==> flow/design.v <==
module Mux2to1 #(
    parameter DATA_WIDTH = 32   
)(
    input [DATA_WIDTH-1:0] in0,   
    input [DATA_WIDTH-1:0] in1,   
    input sel,                    
    output reg [DATA_WIDTH-1:0] out  
);
    always @(*) begin
        out = (sel == 1'b0) ? in0 : in1;
    end
endmodule
module Adder (
    input  [31:0]  a,
    input  [31:0]  b, 
    output [31:0] out
);
	reg [31:0] result;
	always@(*) begin
		result = a + b;     
	end
	assign out = result;
endmodule
module pc_incrementer (
    input [31:0] pc_in,
    output [31:0] pc_out
);
    assign pc_out = pc_in + 32'd1;  
endmodule
module branch_mux (
    input branch_taken,           
    input [31:0] branch_address,  
    input [31:0] next_pc,         
    output reg [31:0] pc_out      
);
    always @(*) begin
        if (branch_taken) begin
            pc_out = branch_address;  
        end else begin
            pc_out = next_pc;         
        end
    end
endmodule
module program_counter (
    input clk,                 
    input reset,               
    input freeze,              
    input [31:0] next_address,  
    output reg [31:0] pc        
);
    always @(posedge clk or posedge reset) begin
        if (reset) begin
            pc <= 32'b0;  
        end else if (!freeze) begin
            pc <= next_address;  
        end
    end
endmodule
module IF_Stage (
    input clk,                      
    input rst,                      
    input freeze,                   
    input Branch_taken,             
    input [31:0] BranchAddr,        
    input [31:0] imem_data,         
    output [31:0] PC,               
    output [31:0] Instruction       
);
    wire [31:0] next_address;        
    wire [31:0] selected_address;    
    program_counter pc_module (
        .clk(clk),
        .reset(rst),
        .freeze(freeze & ~Branch_taken),  
        .next_address(selected_address),  
        .pc(PC)
    );
    pc_incrementer pc_inc (
        .pc_in(PC),
        .pc_out(next_address)
    );
    branch_mux branch_selector (
        .branch_taken(Branch_taken),
        .branch_address(BranchAddr),
        .next_pc(next_address),
        .pc_out(selected_address)
    );
    assign Instruction = imem_data;
endmodule
module IF_Stage_Reg (
    input clk,                      
    input rst,                      
    input freeze,                   
    input flush,                    
    input [31:0] PC_in,             
    input [31:0] Instruction_in,    
    output reg [31:0] PC,           
    output reg [31:0] Instruction   
);
    always @(posedge clk or posedge rst) begin
        if (rst) begin
            PC <= 32'b0;
            Instruction <= 32'b0;
        end else if (flush) begin
            PC <= 32'b0;
            Instruction <= 32'b0;
        end else if (!freeze) begin
            PC <= PC_in;
            Instruction <= Instruction_in;
        end
    end
endmodule
module ConditionCheck(
    input [3:0] condition,
    input [3:0] status,
    output reg result
);
    wire n, z, c, v;
    assign {z, c, n, v} = status;
always @(condition, n, z, c, v) begin
        result = 1'b0;
        case (condition)
            4'b0000: result = z;              
            4'b0001: result = ~z;             
            4'b0010: result = c;              
            4'b0011: result = ~c;             
            4'b0100: result = n;              
            4'b0101: result = ~n;             
            4'b0110: result = v;              
            4'b0111: result = ~v;             
            4'b1000: result = c & ~z;         
            4'b1001: result = ~c | z;         
            4'b1010: result = (n == v);       
            4'b1011: result = (n != v);       
            4'b1100: result = ~z & (n == v);  
            4'b1101: result = z & (n != v);   
            4'b1110: result = 1'b1;           
            default: result = 1'b0;
        endcase
    end
endmodule
module ControlUnit(
    input [1:0] mode,
    input [3:0] opcode,
    input sIn,
    output reg [3:0] aluCmd,
    output reg memRead, memWrite,
    output reg wbEn, branch, sOut
);
    always @(mode, opcode, sIn) begin
        aluCmd = 4'd0;
        {memRead, memWrite} = 2'd0;
        {wbEn, branch, sOut} = 3'd0;
        case (opcode)
            4'b1101: aluCmd = 4'b0001;  
            4'b1111: aluCmd = 4'b1001;  
            4'b0100: aluCmd = 4'b0010;  
            4'b0101: aluCmd = 4'b0011;  
            4'b0010: aluCmd = 4'b0100;  
            4'b0110: aluCmd = 4'b0101;  
            4'b0000: aluCmd = 4'b0110;  
            4'b1100: aluCmd = 4'b0111;  
            4'b0001: aluCmd = 4'b1000;  
            4'b1010: aluCmd = 4'b0100;  
            4'b1000: aluCmd = 4'b0110;  
            default: aluCmd = 4'b0001;
        endcase
        case (mode)
            2'b00: begin
                sOut = sIn;
                wbEn = (opcode == 4'b1010 || opcode == 4'b1000) ? 1'b0 : 1'b1;
            end
            2'b01: begin
                wbEn = sIn;
                memRead = sIn;
                memWrite = ~sIn;
            end
            2'b10: branch = 1'b1;
            default:;
        endcase
    end
endmodule
module RegisterFile (
    input clk, rst,
    input [3:0] src1, src2, Dest_wb,
    input [31:0] Result_WB,
    input writeBackEn,
    output [31:0] Val_Rn,Val_Rm 
);
    reg [31:0] register_array [15:0];
    assign Val_Rn = register_array[src1];
    assign Val_Rm = register_array[src2];
    integer i;
    always @(negedge clk) begin
        if (rst) begin
            for (i = 0; i < 16; i = i + 1) begin
                register_array[i] <= 32'b0;
            end
        end else if (writeBackEn) begin
            register_array[Dest_wb] <= Result_WB;
        end
    end
endmodule
module ID_Stage (
    input clk,                
    input rst,                
    input [31:0] Instruction,  
    input [31:0] Result_WB,    
    input writeBackEn,         
    input [3:0] Dest_wb,       
    input hazard,              
    input [3:0] SR,            
    output WB_EN,              
    output MEM_R_EN,           
    output MEM_W_EN,           
    output [3:0] EXE_CMD,      
    output [31:0] Val_Rn,      
    output [31:0] Val_Rm,      
    output imm,                
    output [11:0] Shift_operand,  
    output signed [23:0] Signed_imm_24,  
    output [3:0] Dest,         
    output [3:0] src1,         
    output [3:0] src2,         
    output B,
    output S,
    output Two_src             
);
    wire [3:0] cond_code;           
    wire [1:0] mode;                
    wire [3:0] opcode;              
    wire cond_result;               
    wire ctrl_wbEn, ctrl_memRead, ctrl_memWrite, ctrl_branch, ctrl_s;
    wire [3:0] reg_src2;            
    wire [3:0] ctrl_aluCmd;         
    wire cond_final;                
    assign cond_code = Instruction[31:28];
    assign mode = Instruction[27:26];
    assign opcode = Instruction[24:21];
    assign imm = Instruction[25];
    assign Shift_operand = Instruction[11:0];
    assign Signed_imm_24 = Instruction[23:0];
    assign Dest = Instruction[15:12];
    assign src1 = Instruction[19:16];
    assign Two_src = ~imm | ctrl_memWrite;
    ConditionCheck condition_check(
        .condition(cond_code),
        .status(SR),
        .result(cond_result)
    );
    ControlUnit control_unit(
        .mode(mode),
        .opcode(opcode),
        .sIn(Instruction[20]),
        .aluCmd(ctrl_aluCmd),
        .memRead(ctrl_memRead),
        .memWrite(ctrl_memWrite),
        .wbEn(ctrl_wbEn),
        .branch(ctrl_branch),
        .sOut(ctrl_s)
    );
    RegisterFile rf(
        .clk(clk),
        .rst(rst),
        .src1(Instruction[19:16]),
        .src2(reg_src2),
        .Dest_wb(Dest_wb),
        .Result_WB(Result_WB),
        .writeBackEn(writeBackEn),
        .Val_Rn(Val_Rn),
        .Val_Rm(Val_Rm)
    );
    Mux2to1 #(.DATA_WIDTH(4)) mux_regSrc2(
        .in0(Instruction[3:0]),
        .in1(Instruction[15:12]),
        .sel(ctrl_memWrite),
        .out(reg_src2)
    );
    assign cond_final = ~cond_result | hazard;
    assign src2 = reg_src2;
    Mux2to1 #(.DATA_WIDTH(9)) mux_ctrlSignals(
        .in0({ctrl_aluCmd, ctrl_memRead, ctrl_memWrite, ctrl_wbEn, ctrl_branch, ctrl_s}),
        .in1(9'd0),
        .sel(cond_final),
        .out({EXE_CMD, MEM_R_EN, MEM_W_EN, WB_EN, B, S})
    );
endmodule
module ID_Stage_Reg (
    input clk,                
    input rst,                
    input flush,              
    input WB_EN_IN,           
    input MEM_R_EN_IN,        
    input MEM_W_EN_IN,        
    input B_in,               
    input S_in,               
    input [3:0] EXE_CMD_IN,   
    input [31:0] PC_IN,       
    input [31:0] Val_Rn_IN,   
    input [31:0] Val_Rm_IN,   
    input imm_IN,             
    input signed [11:0] Shift_operand_IN,  
    input [23:0] Signed_imm_24_IN,         
    input [3:0] Dest_IN,      
    input [3:0] SR_in,
    output reg WB_EN,         
    output reg MEM_R_EN,      
    output reg MEM_W_EN,      
    output reg [3:0] EXE_CMD,  
    output reg [31:0] PC,     
    output reg [31:0] Val_Rn,  
    output reg [31:0] Val_Rm,  
    output reg imm,           
    output reg [11:0] Shift_operand,  
    output reg [23:0] Signed_imm_24,  
    output reg [3:0] Dest,     
    output reg B_out,
    output reg S_out,
    output reg [3:0] SR_out
);
    always @(posedge clk or posedge rst) begin
        if (rst) begin
            WB_EN <= 1'b0;
            MEM_R_EN <= 1'b0;
            MEM_W_EN <= 1'b0;
            B_out <= 1'b0;
            S_out <= 1'b0;
            EXE_CMD <= 4'b0;
            PC <= 32'b0;
            Val_Rn <= 32'b0;
            Val_Rm <= 32'b0;
            imm <= 1'b0;
            Shift_operand <= 12'b0;
            Signed_imm_24 <= 24'b0;
            Dest <= 4'b0;
            SR_out <= 4'b0;
        end else if (flush) begin
            WB_EN <= 1'b0;
            MEM_R_EN <= 1'b0;
            MEM_W_EN <= 1'b0;
            B_out <= 1'b0;
            S_out <= 1'b0;
            EXE_CMD <= 4'b0;
            PC <= 32'b0;
            Val_Rn <= 32'b0;
            Val_Rm <= 32'b0;
            imm <= 1'b0;
            Shift_operand <= 12'b0;
            Signed_imm_24 <= 24'b0;
            Dest <= 4'b0;
            SR_out <= 4'b0;
        end else begin
            WB_EN <= WB_EN_IN;
            MEM_R_EN <= MEM_R_EN_IN;
            MEM_W_EN <= MEM_W_EN_IN;
            B_out <= B_in;
            S_out <= S_in;
            EXE_CMD <= EXE_CMD_IN;
            PC <= PC_IN;
            Val_Rn <= Val_Rn_IN;
            Val_Rm <= Val_Rm_IN;
            imm <= imm_IN;
            Shift_operand <= Shift_operand_IN;
            Signed_imm_24 <= Signed_imm_24_IN;
            Dest <= Dest_IN;
            SR_out <= SR_in;
        end
    end
endmodule
module Val2_Generator
(
    input       [11:0]    shifter_operand,
    input                           imm, is_for_memory,
    input   [31:0]       val_Rm,
    output reg [31:0]   val2_out
);
    reg [31:0]  _32bit_immd_temp;
    always @(*) begin
        _32bit_immd_temp = {24'b0, shifter_operand[7:0]};
        if(is_for_memory == 1'b1)
            val2_out = {20'b0, shifter_operand};
        else if(imm == 1'b1) begin
            val2_out = (_32bit_immd_temp >> {shifter_operand[11:8], 1'b0}) |
                       (_32bit_immd_temp << (6'd32 - {shifter_operand[11:8], 1'b0}));
        end
        else begin
            case (shifter_operand[6:5])
                00: begin
                    val2_out = val_Rm << shifter_operand[11:7];
                end
                01: begin
                    val2_out = val_Rm >> shifter_operand[11:7];
                end
                10: begin
                    val2_out = val_Rm >>> shifter_operand[11:7];
                end
                11: begin
                    val2_out = (val_Rm >> shifter_operand[11:7]) |
                               (val_Rm << (6'd32 - shifter_operand[11:7]));
                end
                default:begin
                    val2_out = val_Rm << shifter_operand[11:7];
                end
            endcase
        end
    end
endmodule
module ALU
(
    input       [31:0]   val1, val2,
    input                           carry,
    input       [3:0]               EX_command,
    output  [31:0]   res,
    output  [3:0]               SR
);
    reg V1, C1;
    wire N1, Z1;
    reg [32:0] temp_res;
    assign res = temp_res[31:0];
    assign SR = {Z1, C1, N1, V1};
    assign N1 = res[31];
    assign Z1 = |res ? 0:1;
    always @(*) begin
        V1 = 1'b0;
        C1 = 1'b0;
        case (EX_command)
            4'b0001: begin
                temp_res = val2;
            end
            4'b1001: begin
                temp_res = ~val2;
            end
            4'b0010: begin
                temp_res = val1 + val2;
                C1 = temp_res[32];
                V1 = (val1[31] ~^ val2[31]) & (temp_res[31] ^ val1[31]);
            end
            4'b0011: begin
                temp_res = val1 + val2 + carry;
                C1 = temp_res[32];
                V1 = (val1[31] ~^ val2[31]) & (temp_res[31] ^ val1[31]);
            end
            4'b0100: begin
                temp_res = {val1[31], val1} - {val2[31], val2};
                C1 = temp_res[32];
                V1 = (val1[31] ^ val2[31]) & (temp_res[31] ^ val1[31]);
            end
            4'b0101: begin
                temp_res = val1 - val2 - {31'b0,~carry}; 
                C1 = temp_res[32];
                V1 = (val1[31] ^ val2[31]) & (temp_res[31] ^ val1[31]);
            end
            4'b0110: begin
                temp_res = val1 & val2;
            end
            4'b0111: begin
                temp_res = val1 | val2;
            end
            4'b1000: begin
                temp_res = val1 ^ val2;
            end
            4'b1100: begin
                temp_res = {val1[31], val1} - {val2[31], val2};
                C1 = temp_res[32];
                V1 = (val1[31] ^ val2[31]) & (temp_res[31] ^ val1[31]);
            end
            4'b1110: begin
                temp_res = val1 & val2;
            end
            4'b1010: begin
                temp_res = val1 + val2;
            end
            4'b1010: begin
                temp_res = val1 - val2;
            end
            default:
                temp_res = 32'b0;
        endcase
    end
endmodule
module EXE_Stage
(
  input                    clk,
  input                    rst,
  input  [31:0] pc_in,
  input  [23:0] signed_immediate,
  input  [3:0] EX_command,
  input  [3:0] SR_in,
  input  [11:0] shifter_operand,
  input  [3:0] dst_in,
  input  mem_read_in, mem_write_in, imm, WB_en_in, B_in,
  input  [31:0] val_Rn_in, val_Rm_in,
  output [3:0] dst_out,
  output [3:0] SR_out,
  output [31:0] ALU_res,
  output [31:0] val_Rm_out,
  output [31:0] branch_address,
  output mem_read_out, mem_write_out, WB_en_out, B_out,
  output [31:0] pc 
);
  wire [31:0] val2;
  wire is_for_memory;
  Adder Adder_Inst(
    .a(pc_in + 1'b1),
    .b({{(8){signed_immediate[23]}}, signed_immediate}),
    .out(branch_address)
  );
  wire [31:0] alu_src1;
  wire [31:0] alu_src2;
  Val2_Generator Val2_Generator_Inst(
    .val_Rm(val_Rm_in),
    .shifter_operand(shifter_operand),
    .imm(imm),
    .is_for_memory(is_for_memory),
    .val2_out(val2)
	);
  ALU ALU_Inst(
    .val1(val_Rn_in),
    .val2(val2),
    .EX_command(EX_command),
    .carry(SR_in[2]),
    .res(ALU_res),
    .SR(SR_out)
  );
  assign is_for_memory = mem_read_in | mem_write_in;
  assign pc = pc_in;
  assign dst_out = dst_in;
	assign mem_read_out = mem_read_in;
	assign mem_write_out = mem_write_in;
  assign WB_en_out = WB_en_in;
  assign B_out = B_in;
  assign val_Rm_out = val_Rm_in;
endmodule
module EXE_Stage_Reg
(
  input                    clk,
  input                    rst,
  input  [31:0] pc_in,
  input  [3:0] dst_in,
  input  mem_read_in, mem_write_in, WB_en_in,
  input  [31:0] val_Rm_in,
  input [31:0] ALU_res_in,
  output reg [3:0] dst_out,
  output reg [31:0] ALU_res_out,
  output reg [31:0] val_Rm_out,
  output reg mem_read_out, mem_write_out, WB_en_out,
  output reg [31:0] pc 
);
always @(posedge clk, posedge rst) begin
    if(rst) begin
      pc <= 0;
      dst_out <=  0;
      ALU_res_out <= 0;
      val_Rm_out <= 0;
      mem_read_out <= 0;
      mem_write_out <= 0;
      WB_en_out <= 0;
    end
    else begin
      pc <= pc_in;
      dst_out <= dst_in;
      ALU_res_out <= ALU_res_in;
      val_Rm_out <= val_Rm_in;
      mem_read_out <= mem_read_in;
      mem_write_out <= mem_write_in;
      WB_en_out <= WB_en_in;
    end
end
endmodule
module MEM_Reg
(
    input                       clk,
    input                       rst,
    input [3:0] dst,
    input [31:0] ALU_res,
    input [31:0] mem,
    input mem_read, WB_en,
    output reg [3:0] dst_out,
    output reg [31:0] ALU_res_out,
    output reg [31:0] mem_out,
    output reg mem_read_out, WB_en_out
);
always @(posedge clk, posedge rst) begin
    if(rst) begin
        dst_out <= 0;
        ALU_res_out <= 0;
        mem_out <= 0;
        mem_read_out <= 0;
        WB_en_out <= 0;
    end
    else begin
        dst_out <= dst;
        ALU_res_out <= ALU_res;
        mem_out <= mem;
        mem_read_out <= mem_read;
        WB_en_out <= WB_en;
    end
end
endmodule
module WB_Stage
(
    input                    clk,
    input                    rst,
    input [3:0] dst,
    input [31:0] ALU_res,
    input [31:0] mem,
    input mem_read, WB_en,
    output [3:0] WB_Dest,
    output WB_en_out,
    output [31:0] WB_Value
);
assign WB_Dest = dst;
assign WB_en_out = WB_en;
Mux2to1 #(.DATA_WIDTH(32)) MUX_2_to_1_Reg_File (
		.in0(ALU_res), .in1(mem),
		.sel(mem_read),
		.out(WB_Value)
	);
endmodule
module Status_Reg
(
    input            clk,
    input            rst,
    input            load,
    input      [3:0] status_in,
    output reg [3:0] status
);
    always @(negedge clk or posedge rst) begin
  if(rst) begin
    status <= 0;
  end  
  else if(load) begin
    status <= status_in;
  end
  else begin
    status <= status;
  end    
 end
endmodule
module HazardUnit(
    input [3:0] rn, rdm,
    input twoSrc,
    input [3:0] destEx, destMem,
    input wbEnEx, wbEnMem,  
    output reg hazard
);
   always @(*) begin
        hazard = 1'b0;
        if (wbEnEx) begin
            if ((rn == destEx) || (twoSrc && (rdm == destEx))) begin
                hazard = 1'b1;
            end
        end
        if (wbEnMem) begin
            if ((rn == destMem) || (twoSrc && (rdm == destMem))) begin
                hazard = 1'b1;
            end
        end
    end
endmodule
module arm_core (
    input         clk,
    input         rst,
    output [7:0]  imem_addr,
    input  [31:0] imem_data,
    output [5:0]  dmem_addr,
    output [31:0] dmem_wdata,
    output        dmem_we,
    input  [31:0] dmem_rdata,
    output        wb_en,
    output [3:0]  wb_dest,
    output [31:0] wb_value
);
  wire [31:0] IF_stage_pc_out;
  wire [31:0] IF_stage_instruction_out;
  wire [31:0] branch_address;
  wire EXE_stage_B_out;
  wire hazard_detected;
  IF_Stage IF_Stage_Inst (
    .clk(clk),
    .rst(rst),
    .freeze(hazard_detected),
    .Branch_taken(EXE_stage_B_out),
    .BranchAddr(branch_address),
    .imem_data(imem_data),
    .PC(IF_stage_pc_out),
    .Instruction(IF_stage_instruction_out)
  );
  assign imem_addr = IF_stage_pc_out[7:0];
  wire [31:0] IF_reg_pc_out;
  wire [31:0] IF_reg_instruction_out;
  IF_Stage_Reg IF_Reg_Inst (
    .clk(clk),
    .rst(rst),
    .freeze(hazard_detected),
    .flush(EXE_stage_B_out),
    .PC_in(IF_stage_pc_out),
    .Instruction_in(IF_stage_instruction_out),
    .PC(IF_reg_pc_out),
    .Instruction(IF_reg_instruction_out)
  );
  wire [3:0]  ID_stage_reg_file_dst;
  wire [3:0]  ID_stage_reg_file_src1, ID_stage_reg_file_src2;
  wire [31:0] ID_stage_val_Rn, ID_stage_val_Rm;
  wire [23:0] ID_stage_signed_immediate;
  wire [11:0] ID_stage_shifter_operand;
  wire [3:0]  ID_stage_EX_command_out;
  wire [3:0]  status;
  wire ID_stage_mem_read_out, ID_stage_mem_write_out, ID_stage_WB_en_out,
       ID_stage_Imm_out, ID_stage_B_out, ID_stage_SR_update_out;
  wire [3:0]  WB_Stage_dst_out;
  wire [31:0] WB_Value;
  wire WB_Stage_WB_en_out;
  wire has_src1;
  ID_Stage ID_Stage_Inst (
    .clk(clk),
    .rst(rst),
    .hazard(hazard_detected),
    .Instruction(IF_reg_instruction_out),
    .Dest_wb(WB_Stage_dst_out),
    .Result_WB(WB_Value),
    .writeBackEn(WB_Stage_WB_en_out),
    .SR(status),
    .Dest(ID_stage_reg_file_dst),
    .Val_Rn(ID_stage_val_Rn), .Val_Rm(ID_stage_val_Rm),
    .Signed_imm_24(ID_stage_signed_immediate),
    .Shift_operand(ID_stage_shifter_operand),
    .EXE_CMD(ID_stage_EX_command_out),
    .MEM_R_EN(ID_stage_mem_read_out), .MEM_W_EN(ID_stage_mem_write_out),
    .WB_EN(ID_stage_WB_en_out),
    .imm(ID_stage_Imm_out),
    .B(ID_stage_B_out),
    .S(ID_stage_SR_update_out),
    .Two_src(has_src1),
    .src1(ID_stage_reg_file_src1),
    .src2(ID_stage_reg_file_src2)
  );
  wire [31:0] ID_reg_pc_out;
  wire [3:0]  ID_reg_reg_file_dst_out;
  wire [31:0] ID_reg_val_Rn_out, ID_reg_val_Rm_out;
  wire [23:0] ID_reg_signed_immediate_out;
  wire [11:0] ID_reg_shifter_operand_out;
  wire [3:0]  ID_reg_SR_out, ID_reg_EX_command_out;
  wire ID_reg_mem_read_out, ID_reg_mem_write_out, ID_reg_WB_en_out,
       ID_reg_Imm_out, ID_reg_B_out, ID_reg_SR_update_out;
  ID_Stage_Reg ID_Reg_Inst (
    .clk(clk),
    .rst(rst),
    .flush(EXE_stage_B_out),
    .PC_IN(IF_reg_pc_out),
    .Dest_IN(ID_stage_reg_file_dst),
    .Val_Rn_IN(ID_stage_val_Rn), .Val_Rm_IN(ID_stage_val_Rm),
    .Signed_imm_24_IN(ID_stage_signed_immediate),
    .Shift_operand_IN(ID_stage_shifter_operand),
    .EXE_CMD_IN(ID_stage_EX_command_out),
    .MEM_R_EN_IN(ID_stage_mem_read_out), .MEM_W_EN_IN(ID_stage_mem_write_out),
    .WB_EN_IN(ID_stage_WB_en_out),
    .imm_IN(ID_stage_Imm_out),
    .B_in(ID_stage_B_out),
    .S_in(ID_stage_SR_update_out),
    .PC(ID_reg_pc_out),
    .Dest(ID_reg_reg_file_dst_out),
    .Val_Rn(ID_reg_val_Rn_out), .Val_Rm(ID_reg_val_Rm_out),
    .Signed_imm_24(ID_reg_signed_immediate_out),
    .Shift_operand(ID_reg_shifter_operand_out),
    .EXE_CMD(ID_reg_EX_command_out),
    .MEM_R_EN(ID_reg_mem_read_out), .MEM_W_EN(ID_reg_mem_write_out),
    .WB_EN(ID_reg_WB_en_out),
    .imm(ID_reg_Imm_out),
    .B_out(ID_reg_B_out),
    .S_out(ID_reg_SR_update_out),
    .SR_in(status),
    .SR_out(ID_reg_SR_out)
  );
  wire [31:0] EXE_stage_pc_out;
  wire [3:0]  EXE_stage_reg_file_dst_out;
  wire [31:0] EXE_stage_val_Rm_out;
  wire [3:0]  EXE_stage_SR_out;
  wire [31:0] ALU_res;
  wire EXE_stage_mem_read_out, EXE_stage_mem_write_out, EXE_stage_WB_en_out;
  EXE_Stage EXE_Stage_Inst (
    .clk(clk),
    .rst(rst),
    .pc_in(ID_reg_pc_out),
    .signed_immediate(ID_reg_signed_immediate_out),
    .EX_command(ID_reg_EX_command_out),
    .SR_in(ID_reg_SR_out),
    .shifter_operand(ID_reg_shifter_operand_out),
    .dst_in(ID_reg_reg_file_dst_out),
    .mem_read_in(ID_reg_mem_read_out), .mem_write_in(ID_reg_mem_write_out),
    .imm(ID_reg_Imm_out),
    .WB_en_in(ID_reg_WB_en_out),
    .B_in(ID_reg_B_out),
    .val_Rn_in(ID_reg_val_Rn_out), .val_Rm_in(ID_reg_val_Rm_out),
    .dst_out(EXE_stage_reg_file_dst_out),
    .SR_out(EXE_stage_SR_out),
    .ALU_res(ALU_res),
    .val_Rm_out(EXE_stage_val_Rm_out),
    .branch_address(branch_address),
    .mem_read_out(EXE_stage_mem_read_out), .mem_write_out(EXE_stage_mem_write_out),
    .WB_en_out(EXE_stage_WB_en_out),
    .B_out(EXE_stage_B_out),
    .pc(EXE_stage_pc_out)
  );
  wire [31:0] EXE_reg_pc_out;
  wire [3:0]  EXE_reg_dst_out;
  wire [31:0] EXE_reg_ALU_res_out;
  wire [31:0] EXE_reg_val_Rm_out;
  wire EXE_reg_mem_read_out, EXE_reg_mem_write_out, EXE_reg_WB_en_out;
  EXE_Stage_Reg EXE_Reg_Inst (
    .clk(clk),
    .rst(rst),
    .pc_in(EXE_stage_pc_out),
    .dst_in(EXE_stage_reg_file_dst_out),
    .mem_read_in(EXE_stage_mem_read_out), .mem_write_in(EXE_stage_mem_write_out),
    .WB_en_in(EXE_stage_WB_en_out),
    .val_Rm_in(EXE_stage_val_Rm_out),
    .ALU_res_in(ALU_res),
    .dst_out(EXE_reg_dst_out),
    .ALU_res_out(EXE_reg_ALU_res_out),
    .val_Rm_out(EXE_reg_val_Rm_out),
    .mem_read_out(EXE_reg_mem_read_out), .mem_write_out(EXE_reg_mem_write_out),
    .WB_en_out(EXE_reg_WB_en_out),
    .pc(EXE_reg_pc_out)
  );
  wire [31:0] Mem_Stage_mem_out;
  assign dmem_addr  = EXE_reg_ALU_res_out[7:2];
  assign dmem_wdata = EXE_reg_val_Rm_out;
  assign dmem_we    = EXE_reg_mem_write_out;
  assign Mem_Stage_mem_out = EXE_reg_mem_read_out ? dmem_rdata : 32'b0;
  wire [3:0]  Mem_Reg_dst_out;
  wire [31:0] Mem_Reg_ALU_res_out;
  wire [31:0] Mem_Reg_mem_out;
  wire Mem_Reg_read_out, Mem_Reg_WB_en_out;
  MEM_Reg Mem_Reg_Inst (
    .clk(clk),
    .rst(rst),
    .dst(EXE_reg_dst_out),
    .ALU_res(EXE_reg_ALU_res_out),
    .mem(Mem_Stage_mem_out),
    .mem_read(EXE_reg_mem_read_out),
    .WB_en(EXE_reg_WB_en_out),
    .dst_out(Mem_Reg_dst_out),
    .ALU_res_out(Mem_Reg_ALU_res_out),
    .mem_out(Mem_Reg_mem_out),
    .mem_read_out(Mem_Reg_read_out),
    .WB_en_out(Mem_Reg_WB_en_out)
  );
  WB_Stage WB_Stage_Inst (
    .clk(clk),
    .rst(rst),
    .dst(Mem_Reg_dst_out),
    .ALU_res(Mem_Reg_ALU_res_out),
    .mem(Mem_Reg_mem_out),
    .mem_read(Mem_Reg_read_out),
    .WB_en(Mem_Reg_WB_en_out),
    .WB_Dest(WB_Stage_dst_out),
    .WB_en_out(WB_Stage_WB_en_out),
    .WB_Value(WB_Value)
  );
  assign wb_en    = WB_Stage_WB_en_out;
  assign wb_dest  = WB_Stage_dst_out;
  assign wb_value = WB_Value;
  Status_Reg Status_Reg_Inst (
    .clk(clk),
    .rst(rst),
    .load(ID_reg_SR_update_out),
    .status_in(EXE_stage_SR_out),
    .status(status)
  );
  HazardUnit Hazard_Detection_Unit_Inst (
    .rn(ID_stage_reg_file_src1),
    .rdm(ID_stage_reg_file_src2),
    .destEx(ID_reg_reg_file_dst_out),
    .destMem(EXE_reg_dst_out),
    .wbEnEx(ID_reg_WB_en_out),
    .wbEnMem(EXE_reg_WB_en_out),
    .twoSrc(has_src1),
    .hazard(hazard_detected)
  );
endmodule
# From RTL to reports: arm_core
# Tool output for the design above, in the order of the flow.
# Line numbers count from 1 in the design file above.
# Library cell names are shortened.
# Not given: --
[design] top="arm_core" clock="clk" library="sky130hd" corner="tt_025C_1v80"

# Elaborated design
# Counts by Yosys on the flattened word-level netlist (proc, flatten, opt, wreduce; memories kept). Register bits leave out memories and registers merged into their read ports (data or address). Print and check cells are left out.
# Memory sizes are those after Yosys's memory passes, which may raise the word count (mostly to a power of two), join words into wider ones and drop unused or constant bits.
[bits] in_bits=66 reg_bits=390 ramBits=512 rom_bits=64 memories=2 output_inout_bits=84 latchBits=0
[memory_table] name="ID_Stage_Inst.rf.register_array" size=16 word_bits=32 line_no=190 source="reg [31:0] register_array [15:0];"
[memory_table] name="(no name shown)" size=16 word_bits=4 line_no=154 source="case (opcode)"
[op_classes] multipliers=0 div_mod_pow=0 shifts=4 n_logic=32 compare=0 reduce_and_logical=11 mux=48 eq_ne=38 addsub=9
[op_table] operator="32-bit two-way mux" n=15
[op_table] operator="32-bit parallel mux with 9-bit select" n=1
[op_table] operator="32-bit by 32-bit subtractor with 33-bit output" n=2
[op_table] operator="32-bit by 1-bit adder with 32-bit output with constant B" n=2
[op_table] operator="32-bit OR" n=2
[op_table] operator="4-bit equality test with constant B" n=14
[op_table] operator="32-bit by 32-bit adder with 33-bit output" n=1
[op_table] operator="33-bit by 1-bit adder with 33-bit output" n=1
[op_table] operator="33-bit by 1-bit subtractor with 33-bit output" n=1
[op_table] operator="32-bit adder" n=1
[op_table] operator="32-bit AND" n=1
[op_table] operator="32-bit bitwise XOR" n=1
[op_table] operator="32-bit by 5-bit left shift with 32-bit output" n=1
[op_table] operator="32-bit by 5-bit right shift with 32-bit output" n=1
[op_table] operator="32-bit inverter" n=1
[op_table] operator="32-bit OR reduction" n=1
[op_table] operator="4-bit by 3-bit equality test with 1-bit output with constant B" n=8
[op_table] operator="8-bit by 5-bit right shift with 32-bit output" n=1
[op_table] operator="8-bit by 6-bit left shift with 32-bit output" n=1
[op_table] operator="24-bit two-way mux" n=1
[op_table] operator="4-bit two-way mux" n=5
[op_table] operator="1-bit two-way mux" n=19
[op_table] operator="4-bit by 2-bit equality test with 1-bit output with constant B" n=4
[op_table] operator="4-bit equality test" n=4
[op_table] operator="1-bit parallel mux with 15-bit select" n=1
[op_table] operator="12-bit two-way mux" n=1
[op_table] operator="1-bit inverter" n=9
[op_table] operator="9-bit two-way mux" n=1
# Not listed: further kinds 19, cells in them 41.

# Longest topological paths
# Longest topological path by Yosys (ltp), each cell counted once; first at word level (registers and memories cut), then after technology mapping (sequential cells cut; the memories' decode and read muxes count).
[depth] depth_word=13 abc_area=1 mapped_depth=42

# Mapped cells and area
# Source: synth_stat.txt of the flow (Yosys; design flattened, memories mapped). It holds for the ABC_AREA given above (unset counts as 0); a run with the other value may have another netlist.
[synth_totals] sequential_area_um2=22681.8 n_buf=444 stdcells=7112 synth_area_um2=52715.6 flip_flops=804
[by_type] cell_type="edfxtp_1" n=512 type_area_um2=1.54E+04
[by_type] cell_type="dfrtp_1" n=288 type_area_um2=7.21E+03
[by_type] cell_type="nand2_1" n=1426 type_area_um2=5.35E+03
[by_type] cell_type="nor2_1" n=935 type_area_um2=3.51E+03
[by_type] cell_type="nand3_1" n=692 type_area_um2=3.46E+03
[by_type] cell_type="o21ai_0" n=625 type_area_um2=3128
[by_type] cell_type="inv_1" n=788 type_area_um2=2.96E+03
[by_type] cell_type="a21oi_1" n=525 type_area_um2=2627.52
[by_type] cell_type="ha_1" n=163 type_area_um2=2.04E+03
[by_type] cell_type="clkbuf_1" n=334 type_area_um2=1.25E+03
[by_type] cell_type="o211ai_1" n=162 type_area_um2=1.22E+03
[by_type] cell_type="nor3_1" n=69 type_area_um2=345.331
[by_type] cell_type="nand2_2" n=47 type_area_um2=294.032
[by_type] cell_type="nand4_1" n=45 type_area_um2=281.52
[by_type] cell_type="buf_2" n=48 type_area_um2=240.23
[by_type] cell_type="nand3_2" n=22 type_area_um2=220.211
[by_type] cell_type="o21ai_1" n=41 type_area_um2=205.197
[by_type] cell_type="nor2_4" n=17 type_area_um2=191.434
# Other cell types: 45; their cells: 373.

Design arm_core on sky130hd. What follows are 2 stored runs of the flow, each under its own settings; their order means nothing. The constraints put input and output delay at 20% of the set period each and load the outputs with 0.01 pF.

[flow] run 1: files
==> flow/run.sh <==
#!/bin/bash
# the make line also repeats the synthesis and layout settings of config.mk as NAME=value (left out here)
make -C /OpenROAD-flow-scripts/flow DESIGN_CONFIG=/design/flow/config.mk WORK_HOME=/design/flow/orfs CLKGATE_MAP_FILE= finish
==> flow/config.mk <==
export PLATFORM = sky130hd
export DESIGN_NAME = arm_core
export DESIGN_NICKNAME = arm_core
export VERILOG_FILES = /design/flow/design.v
export SDC_FILE = /design/flow/constraint.sdc
export NUM_CORES = 4
export LEC_CHECK = 0
export ABC_AREA = 1
export CAP_MARGIN = 20
export CELL_PAD_IN_SITES_GLOBAL_PLACEMENT = 1
export CORE_MARGIN = 9
export CORE_UTILIZATION = 62
export CTS_CLUSTER_DIAMETER = 257
export GPL_ROUTABILITY_DRIVEN = 1
export PLACE_DENSITY_LB_ADDON = 0.14
export SETUP_SLACK_MARGIN = 4.66
export SLEW_MARGIN = 20
export TNS_END_PERCENT = 35
==> flow/constraint.sdc <==
create_clock -name core_clock -period 20.1 [get_ports {clk}]
set_input_delay 4.0200 -clock core_clock [delete_from_list [all_inputs] [get_ports {clk}]]
set_output_delay 4.0200 -clock core_clock [all_outputs]
set_load 0.01 [all_outputs]

[flow] run 1: incomplete, placement halted on FLW-0024

[flow] run 2: files
==> flow/run.sh <==
#!/bin/bash
# the make line also repeats the synthesis and layout settings of config.mk as NAME=value (left out here)
make -C /OpenROAD-flow-scripts/flow DESIGN_CONFIG=/design/flow/config.mk WORK_HOME=/design/flow/orfs CLKGATE_MAP_FILE= finish
==> flow/config.mk <==
export PLATFORM = sky130hd
export DESIGN_NAME = arm_core
export DESIGN_NICKNAME = arm_core
export VERILOG_FILES = /design/flow/design.v
export SDC_FILE = /design/flow/constraint.sdc
export NUM_CORES = 4
export LEC_CHECK = 0
export CAP_MARGIN = 20
export CELL_PAD_IN_SITES_GLOBAL_PLACEMENT = 2
export CORE_MARGIN = 2
export CORE_UTILIZATION = 22
export MAX_ROUTING_LAYER = met4
export SLEW_MARGIN = 20
==> flow/constraint.sdc <==
create_clock -name core_clock -period 15.4 [get_ports {clk}]
set_input_delay 3.0800 -clock core_clock [delete_from_list [all_inputs] [get_ports {clk}]]
set_output_delay 3.0800 -clock core_clock [all_outputs]
set_load 0.01 [all_outputs]

[flow] run 2: metrics
[metrics] synthArea_um2 = 51411.8
[metrics] finish.stdcell_area_um2 = 64922.3
[metrics] die_area_um2 = 237573.0
[metrics] final_setup_ws_ns = 0.232
[metrics] worst_hold_slack_ns = 0.341
